==> flow/design.v <==
module MAC (
  input  wire        clk    ,
  input  wire        rst    ,
  input  wire [ 7:0] a_in   ,
  input  wire [ 7:0] w_in   ,
  input  wire [23:0] sum_in ,
  output reg  [23:0] sum_out,
  output wire [ 7:0] a_out  ,
  output wire [ 7:0] w_out
);
  reg [7:0] a_reg, w_reg;
  wire [23:0] sum    ;
  wire [15:0] product;
  assign product = a_reg * w_reg;
  assign sum     = sum_in + product;
  assign a_out   = a_reg;
  assign w_out   = w_reg;
  always @(posedge clk) begin
    a_reg   <= a_in;
    w_reg   <= w_in;
    sum_out <= sum;
  end
endmodule
module Quantization (
  input  wire [23:0] data_in ,
  output wire [ 7:0] data_out
);
  assign data_out = data_in < 255 ? data_in : 255;
endmodule
module Activation (
  input  wire [7:0] data_in ,
  input  wire [7:0] thresh  ,
  output wire [7:0] data_out
);
  assign data_out = data_in < thresh ? 0 : data_in;
endmodule
module Array #(parameter N = 4) (
  input  wire       clk          ,
  input  wire       rst          ,
  input  wire       start        ,
  input  wire [8*N-1:0] a_in    ,
  input  wire [8*N-1:0] w_in    ,
  output wire [8*N-1:0] y_out   ,
  output wire       ready        ,
  output wire       done
);
  wire [ 7:0] mac_a_in   [0:N-1][0:N-1];
  wire [ 7:0] mac_w_in   [0:N-1][0:N-1];
  wire [23:0] mac_sum_in [0:N-1][0:N-1];
  wire [23:0] mac_sum_out[0:N-1][0:N-1];
  wire [ 7:0] mac_a_out  [0:N-1][0:N-1];
  wire [ 7:0] mac_w_out  [0:N-1][0:N-1];
  wire [7:0] quantization[0:N-1];
  wire [7:0] activation  [0:N-1];
  parameter IDLE         = 2'b00;
  parameter LOAD_WEIGHTS = 2'b01;
  parameter COMPUTE      = 2'b10;
  parameter DONE         = 2'b11;
  reg [ 1:0] state, next_state;
  reg [31:0] counter;
  always @(posedge clk or posedge rst) begin
    if (rst) begin
      state <= IDLE;
    end else begin
      state <= next_state;
    end
  end
  always @(*) begin
    case (state)
      IDLE : begin
        next_state <= start ? LOAD_WEIGHTS : IDLE;
      end
      LOAD_WEIGHTS : begin
        next_state <= counter == N-1 ? COMPUTE : LOAD_WEIGHTS;
      end
      COMPUTE : begin
        next_state <= counter == 4*N-1 ? DONE : COMPUTE;
      end
      DONE : begin
        next_state <= IDLE;
      end
      default : next_state <= IDLE;
    endcase
  end
  assign ready = state == IDLE;
  assign done  = state == DONE;
  always @(posedge clk or posedge rst) begin
    if (rst) begin
      counter <= 0;
    end else begin
      if (state == IDLE) begin
        counter <= 0;
      end else begin
        counter <= counter + 1;
      end
    end
  end
  generate
    for (genvar i = 0; i < N; i = i + 1) begin
      for (genvar j = 0; j < N; j = j + 1) begin
        MAC mac_i_j (
          .clk(clk),
          .rst(rst),
          .a_in(mac_a_in[i][j]),
          .w_in(mac_w_in[i][j]),
          .sum_in(mac_sum_in[i][j]),
          .sum_out(mac_sum_out[i][j]),
          .a_out(mac_a_out[i][j]),
          .w_out(mac_w_out[i][j])
        );
        if (j != N-1) begin
          assign mac_a_in[i][j+1] = mac_a_out[i][j];
        end
        if (i != N-1) begin
          assign mac_sum_in[i+1][j] = mac_sum_out[i][j];
        end
        if (i > 0)
          assign mac_w_in[i][j] = state == LOAD_WEIGHTS ? mac_w_out[i-1][j] : mac_w_out[i][j];
      end
      assign mac_sum_in[0][i] = 0;
      assign mac_a_in[i][0]   = a_in[8*i+:8];
      assign mac_w_in[0][i]   = state == LOAD_WEIGHTS ? w_in[8*i+:8] : mac_w_out[0][i];
    end
  endgenerate
  generate
    for (genvar i = 0; i < N; i = i + 1) begin
      Quantization quantization_i (
        .data_in(mac_sum_out[N-1][i]),
        .data_out(quantization[i])
      );
      Activation activation_i (
        .data_in (quantization[i]),
        .thresh  (10             ),
        .data_out(activation[i]  )
      );
      assign y_out[8*i+:8] = activation[i];
    end
  endgenerate
endmodule
module top #(parameter N = 4) (
  input  wire           clk  ,
  input  wire           rst  ,
  input  wire           start,
  input  wire [8*N-1:0] a_in ,
  input  wire [8*N-1:0] w_in ,
  output wire [8*N-1:0] y_out,
  output wire           ready,
  output wire           done
);
  Array #(.N(N)) dut (
    .clk  (clk  ),
    .rst  (rst  ),
    .start(start),
    .a_in (a_in ),
    .w_in (w_in ),
    .y_out(y_out),
    .ready(ready),
    .done (done )
  );
endmodule
# ---- Step by step through the tools: top
# Tool output for the design above, in the order of the flow.
# Lines are those of the file above, counted from 1.
# Operators: Yosys type, input widths -> output width; for muxes data width and select width s.
# Cell names lack the library's common part.
# Not given: -
dict set report design {
  top_module {top}
  clock {clk}
  lib {sky130hd}
  lib_corner {tt_025C_1v80}
}

# ---- Word level
# Yosys after proc, flatten, opt, wreduce and memory -nomap, before mapping. Enables and synchronous resets that opt folds into registers are not counted as muxes. Print and check cells are not counted. Equal cells are merged and count once.
dict set report op_classes {
  compare 8
  add_sub_neg 13
  multipliers 16
  n_eq 5
  reduce_logical 1
  mux 13
}
# cell n
set ops {}
lappend ops {{$mul 8x8->16} 16}
lappend ops {{$add 24x16->24} 4}
lappend ops {{$lt 24x8->1 const B} 4}
lappend ops {{$add 17x16->18} 4}
lappend ops {{$add 16x16->17} 4}
lappend ops {{$mux 8} 8}
lappend ops {{$add 32x1->32 const B} 1}
lappend ops {{$eq 32x2->1 const B} 1}
lappend ops {{$eq 32x4->1 const B} 1}
lappend ops {{$lt 8x4->1 const B} 4}
lappend ops {{$mux 32} 1}
lappend ops {{$pmux 2 s4} 1}
lappend ops {{$eq 2x2->1 const B} 2}
lappend ops {{$eq 2x1->1 const B} 1}
lappend ops {{$logic_not 2->1} 1}
lappend ops {{$mux 2} 1}
lappend ops {{$mux 1} 2}
dict set report word_totals {
  register_bits 614
  elab_cells 106
  inputBits 67
  output_inout_bits 34
}

# ---- Depth
# Yosys ltp: most cells in a row. Word level: on the elaborated netlist, between registers, memories and ports. Mapped: between sequential cells and ports; inverters and the memories' decode and read muxes count.
dict set report depth {
  ltp_word 4
  abc_area 0
  depth_mapped 18
  ltp_nobuf 17
}

# ---- After synthesis
# The flow's flattened synthesis, as Yosys stat reports it; memories are mapped. The netlist is that of the ABC_AREA named above (0 if unset); the other value can give another one.
# cell n
set by_type {}
lappend by_type {fa_1 748}
lappend by_type {dfxtp_1 408}
lappend by_type {ha_1 613}
lappend by_type {inv_1 1376}
lappend by_type {and2_1 645}
lappend by_type {edfxtp_1 128}
lappend by_type {nand2_1 493}
lappend by_type {xnor2_1 137}
lappend by_type {dfrtp_1 35}
lappend by_type {a21oi_1 143}
lappend by_type {nor2_1 154}
lappend by_type {xor2_1 54}
lappend by_type {a21o_1 57}
lappend by_type {o21ai_0 65}
lappend by_type {o21a_1 32}
lappend by_type {nor2b_1 35}
lappend by_type {nand2b_1 33}
lappend by_type {nand4_1 32}
# Not listed: further types 62, cells in them 391.
dict set report synth_totals {
  stdcells 5579
  seq_area_um2 12913.6
  area_um2 53909.2
  flip_flops 572
}
# The figures by module come from a second, unflattened synthesis with its own total; it is not the netlist above.
dict set report unflattened {
  hier_cells 6788
  area_unflattened_um2 62760.2
}
# Each row is one instance without its submodules.
# mod mod_area_um2 seq_area_um2 n_cells instances
set modules {}
lappend modules {MAC 3624.7 800.8 391 16}
lappend modules {{Array (N=4)} 3438.3 902.1 348 1}
lappend modules {Activation 250.2 0.0 33 4}
lappend modules {Quantization 81.3 0.0 13 4}
lappend modules {top 0.0 0.0 0 1}

# ---- Timing after synthesis
# Source: OpenSTA report_checks on the synthesized netlist (no wires, ideal clock, input and output delay 20% of the period each), path of least setup slack; recovery checks are left aside. Register names are those of the netlist, which keeps one name where synthesis merged equal registers.
dict set report synth_timing {
  path_type {reg-to-reg}
  start {reg dut.genblk1[1].genblk1[2].mac_i_j.a_reg[5]}
  end {reg dut.genblk1[1].genblk1[2].mac_i_j.sum_out[14]}
  setup_time_ns 0.064
  t_required_ns 4.936
  launch_ns 0.000
  clock_period_ns 5.0
  arrival_time_ns 4.337
  path_delay_ns 4.401
  path_stages 16
  path_slack_ns 0.600
  period_less_setup_slack_ns 4.4
}
# "path_delay_ns" is the arrival time less input delay plus setup time.
# "path_stages": output pins that drive a net of the path, with the launching flip-flop's if there is one; two outputs of one cell count as two.
# "period_less_setup_slack_ns" is the clock period less the worst setup slack; recovery checks do not enter. This is arithmetic on one report: input and output delays are still those of the set period (20% each).
# The rows between start and end are the longest chain of elaborated cells between them; the timing report does not say that the signal goes this way. Where chains are equally long, one stands for them.
# Each line given opens the expression or statement behind the cell; cells for indexed reads and writes are added by Yosys, which also makes memories of some case tables.
dict set report synth_between {
  path_cell_list {dfxtp_1 -> clkbuf_1 -> nand2_1 -> fa_1 -> inv_1 -> fa_1 -> fa_1 -> inv_1 -> fa_1 -> inv_1 -> ha_1 -> a2111o_1 -> o21ai_1 -> o21ai_1 -> or4_1 -> nand4_1}
  elab_chain_cells 2
}
# item line_no
set synth_lines {}
lappend synth_lines {{start, declared} 11} ;# reg [7:0] a_reg, w_reg;
lappend synth_lines {{start, assigned} 19} ;# a_reg   <= a_in;
lappend synth_lines {{$mul 8x8->16} 14}
lappend synth_lines {{$add 16x16->17} 15}
lappend synth_lines {{end, assigned} 21} ;# sum_out <= sum;
lappend synth_lines {{end, declared} 7} ;# output reg  [23:0] sum_out,

# ---- Path in the finished layout
# Path of least setup slack in the final report of run 1 (OpenROAD, finished layout, wires in). Where an end is a register, its clock arrival counts in the times.
dict set report layout_timing {
  path_type {reg-to-reg}
  start {reg dut.genblk1[1].genblk1[1].mac_i_j.w_reg[0]}
  end {reg dut.genblk1[1].genblk1[1].mac_i_j.sum_out[15]}
  path_slack_ns 0.04
  path_stages 17
  clock_period_ns 5.0
  arrival_time_ns 5.52
  launch_ns 0.68
  t_required_ns 5.56
  setup_time_ns 0.12
}
# The rows between start and end are the longest chain of elaborated cells between them; the timing report does not say that the signal goes this way. Where chains are equally long, one stands for them.
dict set report layout_between {
  path_cell_list {edfxtp_1 -> clkbuf_1 -> nand2_1 -> fa_1 -> inv_1 -> fa_1 -> inv_1 -> fa_1 -> fa_1 -> inv_1 -> ha_1 -> o21a_1 -> o31a_1 -> or4_1 -> a31oi_2 -> o21ai_1 -> xor2_1}
  elab_chain_cells 2
}
# item line_no
set layout_lines {}
lappend layout_lines {{start, declared} 11} ;# reg [7:0] a_reg, w_reg;
lappend layout_lines {{start, assigned} 20} ;# w_reg   <= w_in;
lappend layout_lines {{$mul 8x8->16} 14}
lappend layout_lines {{$add 16x16->17} 15}
lappend layout_lines {{end, assigned} 21} ;# sum_out <= sum;
lappend layout_lines {{end, declared} 7} ;# output reg  [23:0] sum_out,

; Measured data: module top, platform sky130hd, 6 stored runs of the flow under differing settings, order arbitrary. Input and output delays are each 20% of the period that was set; the output load is 0.01 pF.
; "period_reached_ns" = clock period - worst setup slack. The figure is calculated, with input and output delays left at 20% of the set period.
; "worst_setup_path_time_ns": the worst setup path's part of the clock period (all of it between registers, 20% less for each end at a port) less its slack. A launch clock that arrives late makes it longer, a capture clock that arrives late makes it shorter.

[run 1: settings]
CAP_MARGIN = 30
CELL_PAD_IN_SITES_DETAIL_PLACEMENT = 1
CORE_UTILIZATION = 27
CTS_CLUSTER_SIZE = 82
GPL_ROUTABILITY_DRIVEN = 0
GPL_TIMING_DRIVEN = 0
MAX_ROUTING_LAYER = met5
MIN_ROUTING_LAYER = met2
SETUP_SLACK_MARGIN = -0.28
period_ns = 5.0
CORE_MARGIN = 2
SLEW_MARGIN = 20
[run 1: results]
post_synth_area_um2 = 53909.2
period_reached_ns = 4.961
tns_setup_ns = 0.000
layout_stdcell_area_um2 = 60809.6
finish.utilization_pct = 30.6
die_footprint_um2 = 203252.0
hold_worst_slack_ns = 0.454
setup_ws_ns = 0.039
worst_setup_path_time_ns = 4.96
worst_path_kind = reg-to-reg

[run 2: settings]
ABC_AREA = 1
CAP_MARGIN = 5
CELL_PAD_IN_SITES_GLOBAL_PLACEMENT = 2
CORE_ASPECT_RATIO = 0.5
CORE_UTILIZATION = 17
GPL_ROUTABILITY_DRIVEN = 0
GPL_TIMING_DRIVEN = 0
MAX_ROUTING_LAYER = met4
SLEW_MARGIN = 5
TNS_END_PERCENT = 5
period_ns = 5.0
CORE_MARGIN = 2
[run 2: results]
post_synth_area_um2 = 57400.1
period_reached_ns = 4.681
tns_setup_ns = 0.000
layout_stdcell_area_um2 = 66742.8
finish.utilization_pct = 19.9
die_footprint_um2 = 342593.0
hold_worst_slack_ns = 0.353
setup_ws_ns = 0.319
worst_setup_path_time_ns = 4.68
worst_path_kind = reg-to-reg

[run 3: settings]
CELL_PAD_IN_SITES_DETAIL_PLACEMENT = 0
CORE_ASPECT_RATIO = 0.71
CORE_UTILIZATION = 50
CTS_CLUSTER_DIAMETER = 190
PLACE_DENSITY_LB_ADDON = 0.03
SLEW_MARGIN = 25
period_ns = 6.72
CAP_MARGIN = 20
CORE_MARGIN = 2
[run 3: results]
post_synth_area_um2 = 53909.2
period_reached_ns = 4.720
tns_setup_ns = 0.000
layout_stdcell_area_um2 = 58971.6
finish.utilization_pct = 55.2
die_footprint_um2 = 110501.0
hold_worst_slack_ns = 0.459
setup_ws_ns = 2.000
worst_setup_path_time_ns = 4.72
worst_path_kind = reg-to-reg

[run 4: settings]
CORE_UTILIZATION = 71
CTS_CLUSTER_DIAMETER = 352
CTS_CLUSTER_SIZE = 35
PLACE_DENSITY = 0.84
SETUP_SLACK_MARGIN = -0.72
SLEW_MARGIN = 5
period_ns = 7.52
CAP_MARGIN = 20
CORE_MARGIN = 2
[run 4: results]
post_synth_area_um2 = 53909.2
period_reached_ns = 4.748
tns_setup_ns = 0.000
layout_stdcell_area_um2 = 56630.6
finish.utilization_pct = 74.9
die_footprint_um2 = 78148.2
hold_worst_slack_ns = 0.449
setup_ws_ns = 2.772
worst_setup_path_time_ns = 4.75
worst_path_kind = reg-to-reg

[run 5: settings]
CELL_PAD_IN_SITES_DETAIL_PLACEMENT = 1
CORE_UTILIZATION = 17
GPL_TIMING_DRIVEN = 1
HOLD_SLACK_MARGIN = 0.05
MAX_ROUTING_LAYER = met4
PLACE_DENSITY_LB_ADDON = 0.06
TNS_END_PERCENT = 30
period_ns = 6.57
CAP_MARGIN = 20
CORE_MARGIN = 2
SLEW_MARGIN = 20
[run 5: results]
post_synth_area_um2 = 53909.2
period_reached_ns = 4.944
tns_setup_ns = 0.000
layout_stdcell_area_um2 = 63076.7
finish.utilization_pct = 20.0
die_footprint_um2 = 321631.0
hold_worst_slack_ns = 0.454
setup_ws_ns = 1.626
worst_setup_path_time_ns = 4.94
worst_path_kind = reg-to-reg

[run 6: settings]
CELL_PAD_IN_SITES_GLOBAL_PLACEMENT = 2
CORE_ASPECT_RATIO = 0.5
CORE_UTILIZATION = 17
GPL_ROUTABILITY_DRIVEN = 0
GPL_TIMING_DRIVEN = 0
HOLD_SLACK_MARGIN = 0.21
MAX_ROUTING_LAYER = met4
SLEW_MARGIN = 5
period_ns = 5.0
CAP_MARGIN = 20
CORE_MARGIN = 2
[run 6: results]
post_synth_area_um2 = 53909.2
period_reached_ns = 4.742
tns_setup_ns = 0.000
layout_stdcell_area_um2 = 63084.3
finish.utilization_pct = 20.0
die_footprint_um2 = 321907.0
hold_worst_slack_ns = 0.437
setup_ws_ns = 0.258
worst_setup_path_time_ns = 4.74
worst_path_kind = reg-to-reg
